==> flow/design.v <==
module half_adder(a, b, sum, carry);
	input a, b;
	output sum, carry;
	assign sum = a^b;
	assign carry = a&b;
endmodule
module add4b(a,b,sum);
	input [3:0] a,b;
	output [3:0] sum;
	wire [3:0] sum;
	assign sum = a + b;
endmodule
module add6b(a, b, sum);
	input [5:0] a,b;
	output [5:0] sum;
	wire [5:0] sum;
	assign sum = a + b;
endmodule
module add8b(a,b,sum);
	input [7:0] a,b;
	output [7:0] sum;
	wire [7:0] sum;
	assign sum = a + b;
endmodule
module add12b(a,b,sum);
	input [11:0] a,b;
	output [11:0] sum;
	wire [11:0] sum;
	assign sum = a + b;
endmodule
module add16b(a,b,sum);
	input [15:0] a,b;
	output [15:0] sum;
	wire [15:0] sum;
	assign sum = a + b;
endmodule
module add24b(a,b,sum);
	input [23:0] a,b;
	output [23:0] sum;
	wire [23:0] sum;
	assign sum = a + b;
endmodule
module add32b(a,b,sum);
	input [31:0] a,b;
	output [31:0] sum;
	wire [31:0] sum;
	assign sum = a + b;
endmodule
module add48b (
    input [47:0] a,
    input [47:0] b,
    output [47:0] sum
);
    assign sum = a + b;
endmodule
module vedic_multiplier_2x2(a, b, result_2x2);
	input[1:0] a, b;
	output[3:0] result_2x2;
	wire[3:0] temp;
	assign result_2x2[0] = a[0] & b[0];
	assign temp[0] = a[0] & b[1];
	assign temp[1] = a[1] & b[0];
	assign temp[2] = a[1] & b[1];
	half_adder h1(temp[0], temp[1], result_2x2[1], temp[3]);
	half_adder h2(temp[2], temp[3], result_2x2[2], result_2x2[3]);
endmodule
module vedic_multiplier_4x4(a, b, result_4x4);
	input[3:0] a, b;
	output[7:0] result_4x4;
	wire[3:0] q0, q1, q2, q3, w0, w1;
	wire[5:0] w2, w3, w4, w5, w6;
	vedic_multiplier_2x2 v2_0(a[1:0], b[1:0], q0[3:0]);
	vedic_multiplier_2x2 v2_1(a[1:0], b[3:2], q1[3:0]);
	vedic_multiplier_2x2 v2_2(a[3:2], b[1:0], q2[3:0]);
	vedic_multiplier_2x2 v2_3(a[3:2], b[3:2], q3[3:0]);
	assign w0[3:0] = {2'b0, q0[3:2]};
	add4b a4_0(w0[3:0], q1[3:0], w1[3:0]);
	assign w2 = {2'b0, q2[3:0]};
	assign w3 = {q3[3:0], 2'b0};
	add6b a6_0(w2, w3, w4);
	assign w5 = {2'b0, w1[3:0]};
	add6b a6_1(w4, w5, w6);
	assign result_4x4[7:2] = w6[5:0];
	assign result_4x4[1:0] = q0[1:0];
endmodule
module vedic_multiplier_8x8(a, b, result_8x8);
	input[7:0] a, b;
	output[15:0] result_8x8;
	wire[15:0] q0, q1, q2, q3;
	wire[7:0] w0, w1;
	wire[11:0] w2, w3, w4, w5, w6;
	vedic_multiplier_4x4 v4_0(a[3:0], b[3:0], q0[15:0]);
	vedic_multiplier_4x4 v4_1(a[3:0], b[7:4], q1[15:0]);
	vedic_multiplier_4x4 v4_2(a[7:4], b[3:0], q2[15:0]);
	vedic_multiplier_4x4 v4_3(a[7:4], b[7:4], q3[15:0]);
   assign w0[7:0] = {4'b0, q0[7:4]};
	add8b a8_0(w0, q1, w1);
	assign w2 = {4'b0, q2[7:0]};
	assign w3 = {q3[7:0], 4'b0};
	add12b a12_0(w2, w3, w4);
	assign w5 = {4'b0, w1[7:0]};
	add12b a12_1(w4, w5, w6);
	assign result_8x8[15:4] = w6[11:0];
	assign result_8x8[3:0] = q0[3:0];
endmodule
module vedic_multiplier_16x16(a, b, result_16x16);
	input[15:0] a, b;
	output[31:0] result_16x16;
	wire[15:0] q0, q1, q2, q3;
	wire[15:0] w0, w1;
	wire[23:0] w2, w3, w4, w5, w6;
	vedic_multiplier_8x8 v8_0(a[7:0], b[7:0], q0[15:0]);
	vedic_multiplier_8x8 v8_1(a[7:0], b[15:8], q1[15:0]);
	vedic_multiplier_8x8 v8_2(a[15:8], b[7:0], q2[15:0]);
	vedic_multiplier_8x8 v8_3(a[15:8], b[15:8], q3[15:0]);
   assign w0[15:0] = {8'b0, q0[15:8]};
	add16b a16_0(w0, q1, w1);
	assign w2 = {8'b0, q2[15:0]};
	assign w3 = {q3[15:0], 8'b0};
	add24b a24_0(w2, w3, w4);
	assign w5 = {8'b0, w1[15:0]};
	add24b a24_1(w4, w5, w6);
	assign result_16x16[31:8] = w6[23:0];
	assign result_16x16[7:0] = q0[7:0];
endmodule
module vedic_multiplier_32x32_pipelined(
    input clk,
    input [31:0] a, b,
    output reg [63:0] result_32x32
);
    wire [31:0] q0, q1, q2, q3;
    reg [31:0] q0_reg, q1_reg, q2_reg, q3_reg;
    reg [31:0] w1_reg;
    reg [47:0] w2, w3, w4_reg, w5_reg, w6_reg;
    reg [15:0] lo_d1, lo_d2, lo_d3;
    vedic_multiplier_16x16 v16_0(.a(a[15:0]), .b(b[15:0]), .result_16x16(q0));
    vedic_multiplier_16x16 v16_1(.a(a[15:0]), .b(b[31:16]), .result_16x16(q1));
    vedic_multiplier_16x16 v16_2(.a(a[31:16]), .b(b[15:0]), .result_16x16(q2));
    vedic_multiplier_16x16 v16_3(.a(a[31:16]), .b(b[31:16]), .result_16x16(q3));
    always @(posedge clk) begin
        q0_reg <= q0;
        q1_reg <= q1;
        q2_reg <= q2;
        q3_reg <= q3;
    end
    always @(posedge clk) begin
        w1_reg <= {16'b0, q0_reg[31:16]} + q1_reg;
    end
    always @(posedge clk) begin
        w2 <= {16'b0, q2_reg};
        w3 <= {q3_reg, 16'b0};
        w4_reg <= w2 + w3;
    end
    always @(posedge clk) begin
        w5_reg <= {16'b0, w1_reg};
        w6_reg <= w4_reg + w5_reg;
    end
    always @(posedge clk) begin
        lo_d1 <= q0_reg[15:0];
        lo_d2 <= lo_d1;
        lo_d3 <= lo_d2;
    end
	 always @(posedge clk) begin
	     result_32x32[63:16] <= w6_reg;
        result_32x32[15:0] <= lo_d3;
	 end 
endmodule
======== From RTL to reports: vedic_multiplier_32x32_pipelined ========
Module vedic_multiplier_32x32_pipelined before and after one edit of its RTL, step after step.
"unedited" refers to lines of the RTL above, "edited" to lines of the edited file.
"change": "edited" minus "unedited" as printed here. "relative change": 100 x difference / "unedited".
Cell names lack the library's common part.
A cell with -- has no value.
design
  design top .............................. vedic_multiplier_32x32_pipelined
  clock input ............................. clk
  library ................................. sky130hd
  corner .................................. tt_025C_1v80

======== The edit ========
The edit as a unified diff against the file above.
A script made this edit. It changes what the design does and was not meant as an optimisation.
begin of diff
@@ -149,7 +149,7 @@
     always @(posedge clk) begin
         w2 <= {16'b0, q2_reg};
-        w3 <= {q3_reg, 16'b0};
         w4_reg <= w2 + w3;
     end
+    always @(*) w3 = {q3_reg, 16'b0};
     always @(posedge clk) begin
         w5_reg <= {16'b0, w1_reg};
end of diff

======== Word level ========
Counts by Yosys on the flattened word-level netlist (proc, flatten, opt, wreduce; memories kept). Register bits leave out memories and registers merged into their read ports (data or address); mux counts leave out enables and synchronous resets folded into registers. Print and check cells are left out. Cells with the same type and inputs are merged into one.
storage and ports
  item                     unedited  edited  change  relative change (%)
  input port bits          65        65      0       0.00
  cells after elaboration  2,317     2,316   -1      -0.04
  bits in registers        464       432     -32     -6.90
cells by class
  item                 unedited  edited  change  relative change (%)
  bitwise logic cells  2,048     2,048   0       0.00
  $add $sub $neg       255       255     0       0.00
operator list
  kind                     unedited  edited  change  relative change (%)
  bitwise AND 1 bit        1,536     1,536   0       0.00
  XOR 1 bit                512       512     0       0.00
  adder 2 x 4 -> 4 bit     64        64      0       0.00
  adder 4 x 6 -> 6 bit     64        64      0       0.00
  adder 6 x 4 -> 6 bit     64        64      0       0.00
  adder 12 x 8 -> 12 bit   16        16      0       0.00
  adder 4 x 8 -> 8 bit     16        16      0       0.00
  adder 8 x 12 -> 12 bit   16        16      0       0.00
  adder 16 x 24 -> 24 bit  4         4       0       0.00
  adder 24 x 16 -> 24 bit  4         4       0       0.00
  adder 8 x 16 -> 16 bit   4         4       0       0.00
  adder 16 x 32 -> 32 bit  1         1       0       0.00
  adder 32 x 48 -> 48 bit  1         1       0       0.00
  adder 48 x 32 -> 48 bit  1         1       0       0.00

======== Logic depth ========
Depth = most cells in a row (Yosys ltp): at word level without a register or memory, in the mapped netlist without a sequential cell, where the memories' decode and read muxes count.
depth
  item                   unedited  edited  change  relative change (%)
  word-level depth       9         9       0       0.00
  ABC_AREA               0         0       --      --
  depth in mapped cells  47        48      +1      +2.13

======== Netlist ========
Yosys stat after the flow's synthesis: flattened, memories mapped to cells. It holds for the ABC_AREA given above (unset counts as 0); a run with the other value may have another netlist.
cell types
  cell       unedited  edited  change  relative change (%)
  dfxtp_1    464       432     -32     -6.90
  a21o_1     291       268     -23     -7.90
  nor2_1     176       199     +23     +13.07
  nand3_1    59        78      +19     +32.20
  a21oi_1    346       332     -14     -4.05
  nand2_1    247       233     -14     -5.67
  and2_1     971       959     -12     -1.24
  inv_1      787       797     +10     +1.27
  o211ai_1   25        15      -10     -40.00
  o2111ai_1  13        3       -10     -76.92
  xor2_1     196       205     +9      +4.59
  nor3_1     50        41      -9      -18.00
  and3_1     31        24      -7      -22.58
  buf_2      0         6       +6      --
  o21ai_1    0         6       +6      --
  clkbuf_1   200       195     -5      -2.50
  o21a_1     51        46      -5      -9.80
  or3_1      15        10      -5      -33.33
Not every row of either side is listed.
synthesis totals
  item                            unedited  edited    change    relative change (%)
  flip-flops                      464       432       -32       -6.90
  chip area (Yosys) (um2)         62,214.7  61,191.2  -1,023.5  -1.65
  area of sequential cells (um2)  9,288.9   8,648.3   -640.6    -6.90
  buffer cells                    201       202       +1        +0.50
  cells in the netlist            6,801     6,717     -84       -1.24
By module: a second synthesis without flattening, with its own total; a netlist apart from the flattened one above.
second synthesis, totals
  item                                unedited  edited    change  relative change (%)
  cells (unflattened synthesis)       9,971     9,945     -26     -0.26
  area (unflattened synthesis) (um2)  91,410.2  90,829.6  -580.6  -0.64
Each row is one instance without its submodules.
modules, unedited
  module                            instances  sequential area (um2)  cells  area (um2)
  add6b                             128        0.0                    19     186.4
  add12b                            32         0.0                    59     503.0
  vedic_multiplier_32x32_pipelined  1          9,288.9                1,019  13,270.2
  add24b                            8          0.0                    167    1,241.2
  add4b                             64         0.0                    9      100.1
  half_adder                        512        0.0                    1      12.5
  vedic_multiplier_2x2              256        0.0                    4      25.0
  add8b                             16         0.0                    42     331.6
  add16b                            4          0.0                    107    853.3
  vedic_multiplier_4x4              64         0.0                    1      3.8
  vedic_multiplier_8x8              16         0.0                    1      3.8
  vedic_multiplier_16x16            4          0.0                    1      3.8
modules, edited
  module                            instances  sequential area (um2)  cells  area (um2)
  add6b                             128        0.0                    19     186.4
  add12b                            32         0.0                    59     503.0
  vedic_multiplier_32x32_pipelined  1          8,648.3                993    12,689.7
  add24b                            8          0.0                    167    1,241.2
  add4b                             64         0.0                    9      100.1
  half_adder                        512        0.0                    1      12.5
  vedic_multiplier_2x2              256        0.0                    4      25.0
  add8b                             16         0.0                    42     331.6
  add16b                            4          0.0                    107    853.3
  vedic_multiplier_4x4              64         0.0                    1      3.8
  vedic_multiplier_8x8              16         0.0                    1      3.8
  vedic_multiplier_16x16            4          0.0                    1      3.8

======== Timing after synthesis ========
Path of least setup slack by OpenSTA after synthesis, without wires, with an ideal clock, recovery checks aside; 20% of the period is set as input and as output delay. Where synthesis merged equal registers, the netlist keeps one of their names.
path after synthesis
  item                                 unedited             edited               change  relative change (%)
  kind                                 in2reg               in2reg               --      --
  start point                          input port a[0]      input port a[0]      --      --
  end point                            register q1_reg[29]  register q1_reg[26]  --      --
  setup slack (ns)                     0.189                0.078                -0.111  --
  external input delay (ns)            2.300                2.300                0.000   0.00
  period (ns)                          11.5                 11.5                 0.0     0.00
  delay of the path (ns)               9.011                9.122                +0.111  +1.23
  time at the first pin (ns)           2.300                2.300                0.000   0.00
  data required time (ns)              11.372               11.376               +0.004  +0.04
  library setup time (ns)              0.128                0.124                -0.004  --
  arrival (ns)                         11.183               11.298               +0.115  +1.03
  driving pins on the path             43                   44                   +1      +2.33
  period reached after synthesis (ns)  11.311               11.422               +0.111  +0.98
"delay of the path" = arrival - input delay + setup time.
"driving pins on the path" counts driving pins, that of a launching flip-flop among them; a cell with two outputs on the path counts twice.
"period reached after synthesis" = period - worst setup slack (recovery checks aside). The figure is calculated, with input and output delays left at 20% of the set period.
Between the ends stands the longest chain of elaborated cells between them, by number of cells; it is not shown to be the way that was timed. Of several equally long chains one is given.
Each line given opens the expression or statement behind the cell; cells for indexed reads and writes are added by Yosys, which also makes memories of some case tables.
between the ends, after synthesis, unedited
  cell sequence ........................... clkbuf_1 > and2_1 > ha_1 > ha_1 > ha_1 > fa_1 > xnor2_1 > fa_1 > fa_1 > inv_1 > ha_1 > fa_1 > a21oi_1 > nor2_1 > nor2_1 > xor2_1 > fa_1 > ha_1 > (+7 left out) > ha_1 > nand3_1 > o211ai_1 > o41ai_1 > nand2b_1 > a21boi_0 > nand3_1 > xor2_1 > fa_1 > inv_1 > ha_1 > or2_2 > a21oi_1 > a311oi_1 > o21a_1 > o21ai_0 > nor3b_1 > xor2_1
  length of the longest elaborated chain .. 9
  elaborated cells on any way between the ends .. 60
  source lines of those cells ............. 10
  those cells by class .................... add/sub (14); logic (46)
ends and longest elaborated chain, after synthesis, unedited
  item                     line  text
  start: declaration       128   input [31:0] a, b,
  bitwise AND 1 bit        61    assign temp[0] = a[0] & b[1];
  bitwise AND 1 bit        5     assign carry = a&b;
  XOR 1 bit                4     assign sum = a^b;
  adder 2 x 4 -> 4 bit     11    assign sum = a + b;
  adder 6 x 4 -> 6 bit     17    assign sum = a + b;
  adder 4 x 8 -> 8 bit     23    assign sum = a + b;
  adder 12 x 8 -> 12 bit   29    assign sum = a + b;
  adder 8 x 16 -> 16 bit   35    assign sum = a + b;
  adder 24 x 16 -> 24 bit  41    assign sum = a + b;
  end: assignment          142   q1_reg <= q1;
  end: declaration         132   reg [31:0] q0_reg, q1_reg, q2_reg, q3_reg;
between the ends, after synthesis, edited
  cell sequence ........................... clkbuf_1 > and2_1 > ha_1 > ha_1 > ha_1 > fa_1 > xnor2_1 > fa_1 > fa_1 > inv_1 > ha_1 > fa_1 > a21oi_1 > nor2_1 > nor2_1 > xor2_1 > fa_1 > ha_1 > (+8 left out) > ha_1 > or2_2 > o22a_1 > o311a_1 > o21a_1 > xnor2_1 > fa_1 > inv_1 > ha_1 > and4_1 > nand3_1 > or4b_1 > a41oi_1 > o21ai_0 > nand2b_1 > a21oi_1 > nand2b_1 > xnor2_1
  length of the longest elaborated chain .. 9
  elaborated cells on any way between the ends .. 60
  source lines of those cells ............. 10
  those cells by class .................... add/sub (14); logic (46)
ends and longest elaborated chain, after synthesis, edited
  item                     line  text
  start: declaration       128   input [31:0] a, b,
  bitwise AND 1 bit        61    assign temp[0] = a[0] & b[1];
  bitwise AND 1 bit        5     assign carry = a&b;
  XOR 1 bit                4     assign sum = a^b;
  adder 2 x 4 -> 4 bit     11    assign sum = a + b;
  adder 6 x 4 -> 6 bit     17    assign sum = a + b;
  adder 4 x 8 -> 8 bit     23    assign sum = a + b;
  adder 12 x 8 -> 12 bit   29    assign sum = a + b;
  adder 8 x 16 -> 16 bit   35    assign sum = a + b;
  adder 24 x 16 -> 24 bit  41    assign sum = a + b;
  end: assignment          142   q1_reg <= q1;
  end: declaration         132   reg [31:0] q0_reg, q1_reg, q2_reg, q3_reg;

======== Path in the finished layout ========
From the final timing report of the runs of set A: the path of least setup slack in the routed layout; clock arrival at registers is part of the times.
path post-layout
  item                        unedited             edited               change  relative change (%)
  kind                        in2reg               in2reg               --      --
  start point                 input port b[18]     input port a[17]     --      --
  end point                   register q3_reg[25]  register q3_reg[30]  --      --
  period (ns)                 11.2                 11.2                 0.0     0.00
  driving pins on the path    46                   42                   -4      -8.70
  data required time (ns)     11.68                11.70                +0.02   +0.17
  arrival (ns)                11.35                11.35                0.00    0.00
  external input delay (ns)   2.24                 2.24                 0.00    0.00
  time at the first pin (ns)  2.24                 2.24                 0.00    0.00
  setup slack (ns)            0.33                 0.36                 +0.03   --
  library setup time (ns)     0.13                 0.11                 -0.02   --
Between the ends stands the longest chain of elaborated cells between them, by number of cells; it is not shown to be the way that was timed. Of several equally long chains one is given.
between the ends, post-layout, unedited
  cell sequence ........................... clkdlybuf4s50_1 > buf_12 > buf_4 > and2_1 > ha_4 > fa_2 > xnor2_2 > fa_1 > inv_1 > ha_1 > a21o_1 > a21oi_2 > xnor2_1 > ha_1 > nor2b_1 > o21ai_1 > nand2b_1 > xnor2_2 > (+10 left out) > ha_2 > or2_2 > a21oi_1 > a21o_1 > or3_4 > or3_1 > nand3_2 > xnor2_2 > fa_1 > inv_1 > ha_4 > a21oi_2 > o21ai_2 > a21oi_2 > a21oi_2 > buf_4 > or2_2 > xor2_1
  length of the longest elaborated chain .. 9
  elaborated cells on any way between the ends .. 69
  source lines of those cells ............. 10
  those cells by class .................... add/sub (21); logic (48)
ends and longest elaborated chain, post-layout, unedited
  item                     line  text
  start: declaration       128   input [31:0] a, b,
  bitwise AND 1 bit        62    assign temp[1] = a[1] & b[0];
  bitwise AND 1 bit        5     assign carry = a&b;
  XOR 1 bit                4     assign sum = a^b;
  adder 2 x 4 -> 4 bit     11    assign sum = a + b;
  adder 6 x 4 -> 6 bit     17    assign sum = a + b;
  adder 4 x 8 -> 8 bit     23    assign sum = a + b;
  adder 12 x 8 -> 12 bit   29    assign sum = a + b;
  adder 16 x 24 -> 24 bit  41    assign sum = a + b;
  adder 24 x 16 -> 24 bit  41
  end: assignment          144   q3_reg <= q3;
  end: declaration         132   reg [31:0] q0_reg, q1_reg, q2_reg, q3_reg;
between the ends, post-layout, edited
  cell sequence ........................... clkdlybuf4s50_1 > buf_6 > buf_4 > and2_1 > ha_4 > ha_4 > fa_2 > xnor2_2 > fa_1 > fa_1 > xnor2_2 > ha_1 > a21o_1 > a21oi_1 > nor2b_1 > o21ai_0 > xnor2_1 > fa_1 > (+6 left out) > nand2_1 > o21ai_2 > o21a_1 > o21ai_1 > a21oi_1 > buf_4 > nand2_2 > buf_6 > o32ai_4 > nand2_2 > xnor2_4 > fa_1 > inv_1 > ha_4 > buf_4 > o41a_1 > nor3b_2 > xnor2_1
  length of the longest elaborated chain .. 9
  elaborated cells on any way between the ends .. 61
  source lines of those cells ............. 10
  those cells by class .................... add/sub (14); logic (47)
ends and longest elaborated chain, post-layout, edited
  item                     line  text
  start: declaration       128   input [31:0] a, b,
  bitwise AND 1 bit        62    assign temp[1] = a[1] & b[0];
  bitwise AND 1 bit        5     assign carry = a&b;
  XOR 1 bit                4     assign sum = a^b;
  adder 2 x 4 -> 4 bit     11    assign sum = a + b;
  adder 6 x 4 -> 6 bit     17    assign sum = a + b;
  adder 4 x 8 -> 8 bit     23    assign sum = a + b;
  adder 12 x 8 -> 12 bit   29    assign sum = a + b;
  adder 8 x 16 -> 16 bit   35    assign sum = a + b;
  adder 24 x 16 -> 24 bit  41    assign sum = a + b;
  end: assignment          144   q3_reg <= q3;
  end: declaration         132   reg [31:0] q0_reg, q1_reg, q2_reg, q3_reg;

======== Flow runs ========
Both versions went through the flow (Yosys, OpenROAD) with the same settings in each pair. Constraints: input delay and output delay 20% of the set period each, output load 0.01 pF.
settings, set A
  CORE_UTILIZATION ........................ 40
  period_ns ............................... 11.2
  CAP_MARGIN .............................. 20
  CORE_MARGIN ............................. 2
  SLEW_MARGIN ............................. 20
final reports, set A
  item                                    unedited   edited     change    relative change (%)
  mapped cell area after synthesis (um2)  62,214.7   61,191.2   -1,023.5  -1.65
  utilization after routing (%)           46.8       47.2       +0.4      --
  total negative setup slack (ns)         0.000      0.000      0.000     --
  smallest setup slack (ns)               0.330      0.355      +0.025    --
  area of the die (um2)                   158,707.0  156,124.0  -2,583.0  -1.63
settings, set B
  CELL_PAD_IN_SITES_DETAIL_PLACEMENT ...... 2
  CORE_MARGIN ............................. 7
  CORE_UTILIZATION ........................ 34
  CTS_CLUSTER_SIZE ........................ 13
  MIN_ROUTING_LAYER ....................... met1
  PLACE_DENSITY_LB_ADDON .................. 0.18
  SETUP_SLACK_MARGIN ...................... -0.12
  period_ns ............................... 17.6
  CAP_MARGIN .............................. 20
  SLEW_MARGIN ............................. 20
final reports, set B
  item                                    unedited   edited     change    relative change (%)
  mapped cell area after synthesis (um2)  62,214.7   61,191.2   -1,023.5  -1.65
  utilization after routing (%)           37.6       37.5       -0.1      --
  total negative setup slack (ns)         0.000      0.000      0.000     --
  smallest setup slack (ns)               3.626      3.559      -0.067    --
  area of the die (um2)                   195,156.0  192,050.0  -3,106.0  -1.59
